==> flow/design.v <==
`timescale 1ns / 1ps
module abs_diff_7(
    input [7:0] x,
    input [7:0] y,
    output [7:0] absdiff
    );
	 assign absdiff = (x>y) ? x-y : y-x;
endmodule
`timescale 1ns / 1ps
module abs_diff_9(
    input [9:0] x,
    input [9:0] y,
    output [9:0] absdiff
    );
	 assign absdiff = (x>y) ? x-y : y-x;
endmodule
`timescale 1ns / 1ps
module abs_val_8
    (input signed [8:0] v,
     output wire [7:0] absv);
     assign absv = (v[8] == 1) ? ((~v)+1) : v;
endmodule
`timescale 1ns / 1ps
module quadrant(
    input signed [8:0] x,
    input signed [8:0] y,
    output [1:0] q
    );
	 wire [1:0] x_p;
	 wire [1:0] x_n;
	 assign x_p = (y >= 0) ? 0 : 3;
	 assign x_n = (y >= 0) ? 1 : 2;
	 assign q = (x >= 0) ? x_p : x_n;
endmodule
`timescale 1ns / 1ps
module polar_to_cartesian
    (input [11:0] r_theta,  
     output reg signed [8:0] x_value,  
     output reg signed [8:0] y_value);
	parameter POS = 9'sb0_0000_0001;
	parameter NEG = 9'sb1_1111_1111;
   parameter ZERO = 9'sb0_0000_0000;
   wire [31:0] rsin_15deg;  
   wire [31:0] rsin_30deg;  
   wire [31:0] rsin_45deg;  
   wire [31:0] rsin_60deg;  
   wire [31:0] rsin_75deg;  
   assign rsin_15deg = (r_theta[7:0]*66) >> 8;  
   assign rsin_30deg = r_theta[7:0] >> 2;  
   assign rsin_45deg = (r_theta[7:0]*181) >> 8;             
   assign rsin_60deg = (r_theta[7:0]*222) >> 8;  
   assign rsin_75deg = (r_theta[7:0]*247) >> 8;
   always @(*) begin
      case (r_theta[11:8])
         4'h1: begin  
            x_value = POS*rsin_75deg[7:0]; 
            y_value = POS*rsin_15deg[7:0];
         end
         4'h2: begin  
            x_value = POS*rsin_60deg[7:0]; 
            y_value = POS*rsin_30deg[7:0];
         end
         4'h3: begin  
            x_value = POS*rsin_45deg[7:0]; 
            y_value = POS*rsin_45deg[7:0];
         end
         4'h4: begin  
            x_value = POS*rsin_30deg[7:0]; 
            y_value = POS*rsin_60deg[7:0];
         end
         4'h5: begin  
            x_value = POS*rsin_15deg[7:0]; 
            y_value = POS*rsin_75deg[7:0];
         end
         4'h6: begin  
            x_value = POS*ZERO; 
            y_value = POS*r_theta[7:0];
         end
         4'h7: begin  
            x_value = NEG*rsin_15deg[7:0]; 
            y_value = POS*rsin_75deg[7:0];
         end
         4'h8: begin  
            x_value = NEG*rsin_30deg[7:0]; 
            y_value = POS*rsin_60deg[7:0];
         end
         4'h9: begin  
            x_value = NEG*rsin_45deg[7:0]; 
            y_value = POS*rsin_45deg[7:0];
         end
         4'hA: begin  
            x_value = NEG*rsin_60deg[7:0]; 
            y_value = POS*rsin_30deg[7:0];
         end
         4'hB: begin  
            x_value = NEG*rsin_75deg[7:0]; 
            y_value = POS*rsin_15deg[7:0];
         end
         4'hC: begin  
            x_value = NEG*r_theta[7:0]; 
            y_value = ZERO;
         end
         default: begin  
            x_value = POS*r_theta[7:0]; 
            y_value = ZERO;
         end
      endcase
   end
endmodule
`timescale 1ns / 1ps
module calc_abs7rtan_00_75_15
    (input [7:0] r,
     output wire [7:0] abs7rtan_15,
     output wire [7:0] abs7rtan_30,
     output wire [7:0] abs7rtan_45,
     output wire [9:0] abs7rtan_60,
     output wire [9:0] abs7rtan_75);
		wire signed [31:0] rtan_15deg;  
		wire signed [31:0] rtan_30deg;  
		wire signed [31:0] rtan_60deg;  
		wire signed [31:0] rtan_75deg;  
		assign rtan_15deg = (r*16'sh0225) >>> 11;
		assign rtan_30deg = (r*16'sh024f) >>> 10;
		assign rtan_60deg = (r*16'sh0DDB) >>> 11;
		assign rtan_75deg = (r*16'sh1DDB) >>> 11;
		assign abs7rtan_15 = rtan_15deg[7:0];
		assign abs7rtan_30 = rtan_30deg[7:0];
		assign abs7rtan_45 = r;
		assign abs7rtan_60 = rtan_60deg[9:0];
		assign abs7rtan_75 = rtan_75deg[9:0];
endmodule
`timescale 1ns / 1ps
module find_min_5_vals_cascading(
    input [7:0] input1,
    input [7:0] input2,
    input [7:0] input3,
    input [7:0] input4,
    input [7:0] input5,
    output [2:0] output_index
    );
	wire comp1_2;
	wire comp2_3;
	wire comp3_4;
	wire comp4_5;
	assign comp1_2 = input1 >= input2;
	assign comp2_3 = input2 >= input3;
	assign comp3_4 = input3 >= input4;
	assign comp4_5 = input4 >= input5;
	wire is1;
	wire is5;
	wire is2;
	wire is4;
	assign is1 = ((!comp1_2) & (!comp2_3) & (!comp3_4) & (!comp4_5));
	assign is5 = (comp1_2 & comp2_3 & comp3_4 & comp4_5);
	assign is2 = ((!is1) & (!is5) & (!comp2_3) & (!comp3_4));
	assign is4 = ((!is1) & (!is5) & (comp2_3) & (comp3_4));
	assign output_index = is1 ? 3'h1 : (is5 ? 3'h5 : (is2 ? 3'h2 : (is4 ? 3'h4 : 3'h3)));
endmodule
`timescale 1ns / 1ps
module calc_r_y_theta(
   input [7:0] y,
   input [7:0] x,  
   input [3:0] theta,
   output reg [7:0] r);
   wire [31:0] r_15deg;  
   wire [31:0] r_30deg;  
   wire [31:0] r_45deg;  
   wire [31:0] r_60deg;  
   wire [31:0] r_75deg;  
   assign r_15deg = (y*989) >> 10;
   assign r_30deg = y >> 9;
   assign r_45deg = (y*362) >> 10;
   assign r_60deg = (y*296) >> 10;
   assign r_75deg = (y*265) >> 10;
   always @(*) begin
      case(theta)
         1: r = r_15deg[7:0];
         2: r = r_30deg[7:0];
         3: r = r_45deg[7:0];
         4: r = r_60deg[7:0];
         5: r = r_75deg[7:0];
         6: r = y;  
         default: r = x;  
      endcase
   end
endmodule
`timescale 1ns / 1ps
module orientation_math
    (input [11:0] r_theta_original,  
     input [11:0] r_theta_final,  
     input clock,
     input enable,
     input reset,
     output reg done,
     output reg [4:0] orientation);
	parameter DEG360 = 5'h18;
	parameter DEG180 = 5'h0C;
	parameter ERROR_FACTOR = 4;
	reg [3:0] state;
	parameter IDLE 			 	= 4'h0;
	parameter SHORTCUT_TEST		= 4'h1;
	parameter SHORTCUT_TEST_2	= 4'h2;
	parameter PTC					= 4'h3;
	parameter DELTAS				= 4'h4;
	parameter ABS_DELTA_QUAD 	= 4'h5;
	parameter DX_TAN				= 4'h6;
	parameter ABS_DIFF			= 4'h7;
	parameter BASE_ANGLE_CALC	= 4'h8;
	parameter CALC_ORIENTATION	= 4'h9;
	parameter REPORT			 	= 4'hF;
	reg [4:0] original_base_angle;
	reg [4:0] shortcut_quadrant_adjust;
	reg signed [8:0] x_original;
	reg signed [8:0] y_original;
	reg signed [8:0] x_final;
	reg signed [8:0] y_final;
	wire signed [8:0] x_original_t;
	wire signed [8:0] y_original_t;
	wire signed [8:0] x_final_t;
	wire signed [8:0] y_final_t;
	polar_to_cartesian ptc_original (.r_theta(r_theta_original),.x_value(x_original_t),.y_value(y_original_t));
	polar_to_cartesian ptc_final (.r_theta(r_theta_final),.x_value(x_final_t),.y_value(y_final_t));
	reg signed [8:0] delta_y;
	reg signed [8:0] delta_x;
	wire [7:0] abs_delta_x_t;
	wire [7:0] abs_delta_y_t;
	reg [7:0] abs_delta_x;
	reg [7:0] abs_delta_y;
	reg [1:0] quadrant;
	wire [1:0] quadrant_t;
	abs_val_8 absx (.v(delta_x),.absv(abs_delta_x_t));
	abs_val_8 absy (.v(delta_y),.absv(abs_delta_y_t));
	quadrant q1 (.x(delta_x),.y(delta_y),.q(quadrant_t));
	reg [7:0] abs_dx_tan15;
	reg [7:0] abs_dx_tan30;
	reg [7:0] abs_dx_tan45;
	reg [9:0] abs_dx_tan60;
	reg [9:0] abs_dx_tan75;
	wire [7:0] abs_dx_tan15_t;
	wire [7:0] abs_dx_tan30_t;
	wire [7:0] abs_dx_tan45_t;
	wire [9:0] abs_dx_tan60_t;
	wire [9:0] abs_dx_tan75_t;
	calc_abs7rtan_00_75_15 abstan(.r(abs_delta_x),.abs7rtan_15(abs_dx_tan15_t),
											 .abs7rtan_30(abs_dx_tan30_t),.abs7rtan_45(abs_dx_tan45_t),
											 .abs7rtan_60(abs_dx_tan60_t),.abs7rtan_75(abs_dx_tan75_t));
	reg [7:0] diff_15;
	reg [7:0] diff_30;
	reg [7:0] diff_45;
	reg [7:0] diff_60;
	reg [7:0] diff_75;
	wire [7:0] diff_15_t;
	wire [7:0] diff_30_t;
	wire [7:0] diff_45_t;
	wire [9:0] diff_60_t;
	wire [9:0] diff_75_t;
	abs_diff_7 abdiff15 (.y(abs_delta_y),.x(abs_dx_tan15),.absdiff(diff_15_t));
	abs_diff_7 abdiff30 (.y(abs_delta_y),.x(abs_dx_tan30),.absdiff(diff_30_t));
	abs_diff_7 abdiff45 (.y(abs_delta_y),.x(abs_dx_tan45),.absdiff(diff_45_t));
	abs_diff_9 abdiff60 (.y({2'b00,abs_delta_y}),.x(abs_dx_tan60),.absdiff(diff_60_t));
	abs_diff_9 abdiff75 (.y({2'b00,abs_delta_y}),.x(abs_dx_tan75),.absdiff(diff_75_t));
	reg [2:0] base_angle;
	wire [2:0] base_angle_t;
	find_min_5_vals_cascading min5( 	.input1(diff_15),.input2(diff_30),
												.input3(diff_45),.input4(diff_60),
												.input5(diff_75),.output_index(base_angle_t));
   always @(posedge clock) begin
      if (reset) begin
         state <= IDLE;
         done <= 0;
			orientation <= 5'h00;
      end
      else begin
         case(state)
				SHORTCUT_TEST: begin
					if (r_theta_original[11:8] == r_theta_final[11:8]) begin
						original_base_angle <= {1'b0,r_theta_original[11:8]};
						shortcut_quadrant_adjust <= (r_theta_final[7:0] >= r_theta_original[7:0]) ? 0 : 12;
						state <= SHORTCUT_TEST_2;
					end
					else begin
						state <= PTC;
					end
				end
				SHORTCUT_TEST_2: begin
					orientation <= original_base_angle + shortcut_quadrant_adjust;
					state <= REPORT;
				end
				PTC: begin
					x_original <= x_original_t;
					y_original <= y_original_t;
					x_final <= x_final_t;
					y_final <= y_final_t;
					state <= DELTAS;
				end
				DELTAS: begin
					delta_x <= x_final - x_original;
					delta_y <= y_final - y_original;
					state <= ABS_DELTA_QUAD;
				end
				ABS_DELTA_QUAD: begin
					abs_delta_x <= abs_delta_x_t;
					abs_delta_y <= abs_delta_y_t;
					quadrant <= quadrant_t;
					state <= DX_TAN;
				end
				DX_TAN: begin
					if (abs_delta_y <= ERROR_FACTOR) begin
						orientation <= 0 + (delta_x < 0 ? 12 : 0);
						state <= REPORT;
					end
					else if (abs_delta_x <= ERROR_FACTOR) begin
						orientation <= 6 + (delta_y < 0 ? 12 : 0);
						state <= REPORT;
					end
					else begin
						abs_dx_tan15 <= abs_dx_tan15_t;
						abs_dx_tan30 <= abs_dx_tan30_t;
						abs_dx_tan45 <= abs_dx_tan45_t;
						abs_dx_tan60 <= abs_dx_tan60_t;
						abs_dx_tan75 <= abs_dx_tan75_t;
						state <= ABS_DIFF;
					end
				end
				ABS_DIFF: begin
					diff_15 <= diff_15_t;
					diff_30 <= diff_30_t;
					diff_45 <= diff_45_t;
					diff_60 <= diff_60_t > 8'hFF ? 8'hFE : diff_60_t[7:0];  
					diff_75 <= diff_75_t > 8'hFF ? 8'hFF : diff_75_t[7:0];
					state <= BASE_ANGLE_CALC;
   			end
				BASE_ANGLE_CALC: begin
					base_angle <= base_angle_t;
					state <= CALC_ORIENTATION;
				end
				CALC_ORIENTATION: begin
					case(quadrant)
						1: orientation <= (DEG180 - base_angle);  
						2: orientation <= (DEG180 + base_angle);  
						3: orientation <= (DEG360 - base_angle);  
						default: orientation <= base_angle;  
					endcase
					state <= REPORT;
				end
				REPORT: begin
					done <= 1;
					state <= IDLE;
					if (orientation >= DEG360) begin
						orientation <= orientation - DEG360;
					end
				end
				default: begin
					if (enable) begin
						state <= SHORTCUT_TEST;
						done <= 0;
					end
				end
			endcase
		end
	end
endmodule
`timescale 1ns / 1ps
module path_math
    (input [11:0] location,  
     input [11:0] target,  
     input [4:0] current_orientation,  
     input clock,
     input enable,
     input reset,
     output reg done,
	  output reg [4:0] needed_orientation,  
     output reg [11:0] move_command);  
	parameter DEG360 = 5'h18;
	parameter DEG180 = 5'h0C;
	reg [3:0] state;
	parameter IDLE 			 			= 4'h0;
	parameter NEEDED_ORIENTATION_1	= 4'h1;
	parameter ONE_CYCLE_DELAY_1		= 4'h2;
	parameter NEEDED_ORIENTATION_2	= 4'h3;
	parameter ONE_CYCLE_DELAY_2		= 4'h4;
	parameter PTC_AND_ANGLE 			= 4'h5;
	parameter DELTAS						= 4'h6;
	parameter ABS_DELTA_QUAD 			= 4'h7;
   parameter ORIENT_BASE_ANGLE		= 4'h8;
	parameter ABS_DY_DIV_SIN			= 4'h9;
	parameter REPORT			 			= 4'hF;
	reg orientation_helper_enable;
   wire [4:0] orientation_t;
	wire orientation_done;
   orientation_math om (.r_theta_original(location),.r_theta_final(target),.orientation(orientation_t),
                        .enable(orientation_helper_enable),.done(orientation_done),.reset(reset),.clock(clock));
   reg [4:0] angle;
	reg signed [8:0] x_location;
	reg signed [8:0] y_location;
	reg signed [8:0] x_target;
	reg signed [8:0] y_target;
	wire signed [8:0] x_location_t;
	wire signed [8:0] y_location_t;
	wire signed [8:0] x_target_t;
	wire signed [8:0] y_target_t;
	polar_to_cartesian ptc_original (.r_theta(location),.x_value(x_location_t),.y_value(y_location_t));
	polar_to_cartesian ptc_final (.r_theta(target),.x_value(x_target_t),.y_value(y_target_t));
	reg signed [8:0] delta_y;
	reg signed [8:0] delta_x;
	wire [7:0] abs_delta_x_t;
	wire [7:0] abs_delta_y_t;
	reg [7:0] abs_delta_x;
	reg [7:0] abs_delta_y;
	reg [1:0] quadrant;
	wire [1:0] quadrant_t;
	abs_val_8 absx (.v(delta_x),.absv(abs_delta_x_t));
	abs_val_8 absy (.v(delta_y),.absv(abs_delta_y_t));
	quadrant q1 (.x(delta_x),.y(delta_y),.q(quadrant_t));
	reg [2:0] base_angle;
	reg [6:0] distance;
   wire [7:0] distance_t;
	calc_r_y_theta calcr (.y(abs_delta_y),.x(abs_delta_x),.theta(base_angle),.r(distance_t));
	always @(posedge clock) begin
      if (reset) begin
         state <= IDLE;
         done <= 0;
			angle <= 0;
         x_location <= 0;
         y_location <= 0;
         x_target <= 0;
         y_target <= 0;
         delta_x <= 0;
         delta_y <= 0;
         abs_delta_x <= 0;
         abs_delta_y <= 0;
         quadrant <= 0;
         base_angle <= 0;
         distance <= 0;
         move_command <= 0;
			orientation_helper_enable <= 0;
			needed_orientation <= 0;
      end
      else begin
         case(state)
				NEEDED_ORIENTATION_1: begin
					orientation_helper_enable <= 1;
					state <= ONE_CYCLE_DELAY_1;
				end
				ONE_CYCLE_DELAY_1: state <= NEEDED_ORIENTATION_2;
				NEEDED_ORIENTATION_2: begin
					orientation_helper_enable <= 0;
					if (orientation_done) begin
						needed_orientation <= orientation_t;
						state <= ONE_CYCLE_DELAY_2;
					end
				end
				ONE_CYCLE_DELAY_2: state <= PTC_AND_ANGLE;
				PTC_AND_ANGLE: begin
               angle <= needed_orientation - current_orientation + ((current_orientation > needed_orientation) ? DEG360 : 0);
					x_location <= x_location_t;
					y_location <= y_location_t;
					x_target <= x_target_t;
					y_target <= y_target_t;
					state <= DELTAS;
				end
				DELTAS: begin
					delta_x <= x_target - x_location;
					delta_y <= y_target - y_location;
					state <= ABS_DELTA_QUAD;
				end
				ABS_DELTA_QUAD: begin
					abs_delta_x <= abs_delta_x_t;
					abs_delta_y <= abs_delta_y_t;
					quadrant <= quadrant_t;
					state <= ORIENT_BASE_ANGLE;
				end
				ORIENT_BASE_ANGLE: begin
               case (quadrant)
                  1: base_angle <= (DEG180 - needed_orientation);
                  2: base_angle <= (needed_orientation - DEG180);
                  3: base_angle <= (DEG360 - needed_orientation);
                  default: base_angle <= needed_orientation[3:0];
               endcase
               state <= ABS_DY_DIV_SIN;
				end
				ABS_DY_DIV_SIN: begin
					distance <= distance_t[6:0];
					state <= REPORT;
				end
				REPORT: begin
					done <= 1;
					state <= IDLE;
					move_command <= {angle,distance};
				end
				default: begin
					if (enable) begin
						state <= NEEDED_ORIENTATION_1;
						done <= 0;
						orientation_helper_enable <= 0;
						needed_orientation <= 0;
					end
				end
			endcase
		end
	end
endmodule
# Reports on path_math
# The steps from the RTL of path_math to its reports follow in flow order.
# Lines are those of the file above, counted from 1.
# Cell names lack the library's common part.
# A cell with n/a has no value.
[inputs]
design = "path_math"
clock_port = "clock"
cell_library = "sky130hd"
corner = "tt_025C_1v80"

# Word-level counts
# Counts by Yosys on the flattened word-level netlist (proc, flatten, opt, wreduce; memories kept). Register bits leave out memories and registers merged into their read ports (data or address). Print and check cells are left out. Cells with the same type and inputs are merged into one.
[classes]
addsub = 29
mul = 28
n_cmp = 22
equal = 60
mux = 49
bitwise = 22
reduce_logical = 42
[op_table]
columns = ["operator", "n"]
rows = [
  ["multiplier 9 x 8 -> 9 bit with constant A", 10],
  ["multiplier 8 x 8 -> 16 bit with constant B", 5],
  ["multiplier 8 x 10 -> 18 bit with constant B", 2],
  ["multiplier 8 x 6 -> 14 bit with constant B", 3],
  ["parallel mux 9 bit (select 12 bit)", 2],
  ["multiplier 8 x 7 -> 15 bit with constant B", 2],
  ["multiplier 8 x 13 -> 21 bit with constant B", 1],
  ["multiplier 8 x 12 -> 20 bit with constant B", 1],
  ["multiplier 8 x 10 -> 17 bit with constant B", 1],
  ["multiplier 8 x 9 -> 17 bit with constant B", 1],
  ["multiplier 9 x 6 -> 9 bit with constant A", 2],
  ["parallel mux 8 bit (select 6 bit)", 2],
  ["equality test 4 x 3 -> 1 bit with constant B", 16],
  ["equality test 4 bit with constant B", 16],
  ["subtractor 8 bit", 6],
  ["2-to-1 mux 8 bit", 6],
  ["parallel mux 7 bit (select 6 bit)", 1],
  [">= comparator 8 bit", 5],
  ["parallel mux 4 bit (select 10 bit)", 1],
  [">= comparator 9 x 1 -> 1 bit with constant B", 4],
  ["subtractor 9 bit", 4],
  ["parallel mux 4 bit (select 9 bit)", 1],
  ["equality test 4 x 2 -> 1 bit with constant B", 8],
  ["2-to-1 mux 4 bit", 8],
  ["2-to-1 mux 5 bit", 6],
  ["OR reduction 9 bit", 3],
  ["OR reduction 2 bit", 12],
  ["adder 8 x 2 -> 8 bit with constant B", 3],
]
# Not listed: further kinds 55, cells in them 120.
[word_totals]
regBits = 287
output_inout_bits = 18
word_cells = 295

# Longest topological paths
# Depth = most cells in a row (Yosys ltp): at word level without a register or memory, in the mapped netlist without a sequential cell, where the memories' decode and read muxes count.
[depth]
word_depth = 12
ABC_AREA = 0
ltp_mapped = 34
ltp_nobuf = 34

# Synthesis result
# Yosys stat after the flow's synthesis: flattened, memories mapped to cells. It holds for the ABC_AREA given above (unset counts as 0); a run with the other value may have another netlist.
# Totals and module areas in this step are rounded.
[types]
columns = ["type", "n", "type_area_um2"]
rows = [
  ["ha_1", 783, 9.8E+03],
  ["fa_1", 363, 7266.97],
  ["edfxtp_1", 157, 4.71E+03],
  ["inv_1", 887, 3.33E+03],
  ["dfxtp_1", 134, 2.68E+03],
  ["xnor2_1", 214, 1.87E+03],
  ["a21oi_1", 201, 1.01E+03],
  ["nor2_1", 253, 949.661],
  ["xor2_1", 101, 884.598],
  ["a21o_1", 105, 788.256],
  ["mux2i_1", 73, 730.701],
  ["nand2_1", 181, 679.402],
  ["o21ai_0", 122, 610.586],
  ["nor2b_1", 69, 431.664],
  ["nand2b_1", 61, 381.616],
  ["a211oi_1", 45, 337.824],
  ["clkbuf_1", 71, 266.506],
  ["nor3_1", 53, 265.254],
]
# Not listed: further types 72, cells in them 505.
[mapped]
mapped_cells = 4378
mapped_area_um2 = 40800
ff_cells = 291
# The figures by module come from a second, unflattened synthesis with its own total; it is not the netlist above.
[unflattened]
hier_cells = 6734
area_unflattened_um2 = 61000
# Each row is one instance without its submodules.
[modules]
columns = ["module", "instances", "n_cells", "mod_area_um2"]
rows = [
  ["polar_to_cartesian", 4, 1028, 8760],
  ["orientation_math", 1, 411, 6840],
  ["path_math", 1, 556, 5270],
  ["calc_abs7rtan_00_75_15", 1, 500, 4500],
  ["calc_r_y_theta", 1, 464, 4000],
  ["abs_diff_7", 3, 86, 673],
  ["abs_diff_9", 2, 116, 862],
  ["find_min_5_vals_cascading", 1, 107, 865],
  ["abs_val_8", 4, 21, 171],
  ["quadrant", 2, 5, 38.8],
]

# Worst setup path after synthesis
# Source: OpenSTA report_checks on the synthesized netlist (no wires, ideal clock, input and output delay 20% of the period each), path of least setup slack; recovery checks are left aside. Register names are those of the netlist, which keeps one name where synthesis merged equal registers.
[synth_timing]
kind = "input port to flip-flop"
startpoint = "input port location[2]"
endpoint = "register om.x_original[7]"
tclk_ns = 12.0
input_delay_ns = 2.400
setup_ns = 0.263
launch_ns = 2.400
arrival_ns = 9.857
required_ns = 11.737
slack_ns = 1.880
path_delay_ns = 7.720
stages = 29
n_path_buf = 0
period_less_setup_slack_ns = 10.12
# "path_delay_ns" = arrival - input delay + setup time.
# "stages" counts driving pins, that of a launching flip-flop among them; a cell with two outputs on the path counts twice.
# "period_less_setup_slack_ns" is the clock period less the worst setup slack; recovery checks do not enter. This is arithmetic on one report: input and output delays are still those of the set period (20% each).
# The rows between start and end are the longest chain of elaborated cells between them; the timing report does not say that the signal goes this way. Where chains are equally long, one stands for them.
# A line is the first line of the expression or statement that the cell stems from. Yosys adds cells for indexed reads and writes and turns some case tables into memories.
[synth_via]
path_cell_list = "fa_1 -> inv_1 -> fa_1 -> inv_1 -> fa_1 -> inv_1 -> fa_1 -> inv_1 -> ha_1 -> and3_1 -> a21boi_2 -> o31ai_2 -> a21oi_1 -> nor2_1 -> xor2_1 -> ha_1 -> xnor2_1 -> fa_1 -> inv_1 -> fa_1 -> fa_1 -> ha_1 -> xnor2_1 -> a22o_1 -> a221o_1 -> a211oi_1 -> o211ai_1 -> a211oi_1 -> nor2_1"
elab_chain_len = 3
cone_cells = 11
cone_lines = 11
classes_between = "mul (10); mux (1)"
[synth_rtl]
columns = ["element", "line_no", "rtl"]
rows = [
  ["from (decl)", 365, "(input [11:0] location,"],
  ["multiplier 8 x 8 -> 16 bit", 52, "assign rsin_75deg = (r_theta[7:0]*247) >> 8;"],
  ["multiplier 9 x 8 -> 9 bit", 96, "x_value = NEG*rsin_75deg[7:0];"],
  ["parallel mux 9 bit (select 12 bit)", 54, "case (r_theta[11:8])"],
  ["to (assign)", 290, "x_original <= x_original_t;"],
  ["to (decl)", 213, "reg signed [8:0] x_original;"],
]

# Worst path after layout
# From the final timing report of record 1: the path of least setup slack in the routed layout; clock arrival at registers is part of the times.
[layout_timing]
kind = "input port to flip-flop"
startpoint = "input port location[1]"
endpoint = "register om.x_original[7]"
tclk_ns = 12.0
input_delay_ns = 2.40
setup_ns = 0.25
launch_ns = 2.40
arrival_ns = 11.67
required_ns = 12.35
slack_ns = 0.69
stages = 30
n_path_buf = 1
# The rows between start and end are the longest chain of elaborated cells between them; the timing report does not say that the signal goes this way. Where chains are equally long, one stands for them.
[layout_via]
path_cell_list = "clkdlybuf4s50_1 -> fa_1 -> xor2_1 -> ha_1 -> fa_1 -> inv_1 -> fa_1 -> inv_1 -> ha_1 -> nand2_1 -> a221o_1 -> a21boi_2 -> o31ai_2 -> a21oi_1 -> nor2_1 -> xor2_1 -> ha_1 -> xnor2_1 -> fa_1 -> inv_1 -> fa_1 -> fa_1 -> ha_1 -> xnor2_1 -> a22o_1 -> a221o_1 -> a211oi_1 -> o211ai_1 -> a211oi_1 -> nor2_1"
elab_chain_len = 3
cone_cells = 10
cone_lines = 10
classes_between = "mul (9); mux (1)"
[layout_rtl]
columns = ["element", "line_no", "rtl"]
rows = [
  ["from (decl)", 365, "(input [11:0] location,"],
  ["multiplier 8 x 8 -> 16 bit", 52, "assign rsin_75deg = (r_theta[7:0]*247) >> 8;"],
  ["multiplier 9 x 8 -> 9 bit", 96, "x_value = NEG*rsin_75deg[7:0];"],
  ["parallel mux 9 bit (select 12 bit)", 54, "case (r_theta[11:8])"],
  ["to (assign)", 290, "x_original <= x_original_t;"],
  ["to (decl)", 213, "reg signed [8:0] x_original;"],
]

# Top module path_math; platform sky130hd; tools Yosys and OpenROAD; 5 stored runs in no particular order. Input and output delays are each 20% of the period that was set; the output load is 0.01 pF.
# The measured numbers are rounded.

[[run]]
name = "record 1"
[run.settings]
CORE_UTILIZATION = 44
GPL_TIMING_DRIVEN = 1
HOLD_SLACK_MARGIN = 0.09
MIN_ROUTING_LAYER = "met2"
period_ns = 12.0
CAP_MARGIN = 20
CORE_MARGIN = 2
SLEW_MARGIN = 20
[run.results]
synthesis_area_um2 = 40800
layout_stdcell_area_um2 = 44100
worst_setup_slack_ns = 0.686
utilization_frac = 0.481
hold_ws_ns = 0.463
design.die.area_um2 = 95200

[[run]]
name = "record 2"
[run.settings]
CELL_PAD_IN_SITES_GLOBAL_PLACEMENT = 3
CORE_MARGIN = 3
CORE_UTILIZATION = 44
CTS_CLUSTER_DIAMETER = 201
CTS_CLUSTER_SIZE = 46
GPL_TIMING_DRIVEN = 1
HOLD_SLACK_MARGIN = 0.09
MAX_ROUTING_LAYER = "met4"
MIN_ROUTING_LAYER = "met1"
period_ns = 12.0
CAP_MARGIN = 20
SLEW_MARGIN = 20
[run.results]
synthesis_area_um2 = 40800
layout_stdcell_area_um2 = 43400
worst_setup_slack_ns = 0.999
utilization_frac = 0.473
hold_ws_ns = 0.466
design.die.area_um2 = 96400

[[run]]
name = "record 3"
[run.settings]
CORE_UTILIZATION = 40
period_ns = 12.0
CAP_MARGIN = 20
CORE_MARGIN = 2
SLEW_MARGIN = 20
[run.results]
synthesis_area_um2 = 40800
layout_stdcell_area_um2 = 44200
worst_setup_slack_ns = 1.14
utilization_frac = 0.436
hold_ws_ns = 0.456
design.die.area_um2 = 105000

[[run]]
name = "record 4"
[run.settings]
CORE_MARGIN = 2
CORE_UTILIZATION = 40
CTS_CLUSTER_SIZE = 16
GPL_TIMING_DRIVEN = 0
HOLD_SLACK_MARGIN = 0.06
period_ns = 12.0
CAP_MARGIN = 20
SLEW_MARGIN = 20
[run.results]
synthesis_area_um2 = 40800
layout_stdcell_area_um2 = 44200
worst_setup_slack_ns = 0.410
utilization_frac = 0.435
hold_ws_ns = 0.462
design.die.area_um2 = 105000

[[run]]
name = "record 5"
[run.settings]
ABC_AREA = 1
CELL_PAD_IN_SITES_DETAIL_PLACEMENT = 2
CELL_PAD_IN_SITES_GLOBAL_PLACEMENT = 3
CORE_MARGIN = 10
CORE_UTILIZATION = 33
CTS_CLUSTER_SIZE = 16
GPL_TIMING_DRIVEN = 0
HOLD_SLACK_MARGIN = 0.06
MAX_ROUTING_LAYER = "met4"
TNS_END_PERCENT = 30
period_ns = 12.0
CAP_MARGIN = 20
SLEW_MARGIN = 20
[run.results]
synthesis_area_um2 = 43600
layout_stdcell_area_um2 = 47600
worst_setup_slack_ns = 0.466
utilization_frac = 0.362
hold_ws_ns = 0.460
design.die.area_um2 = 147000
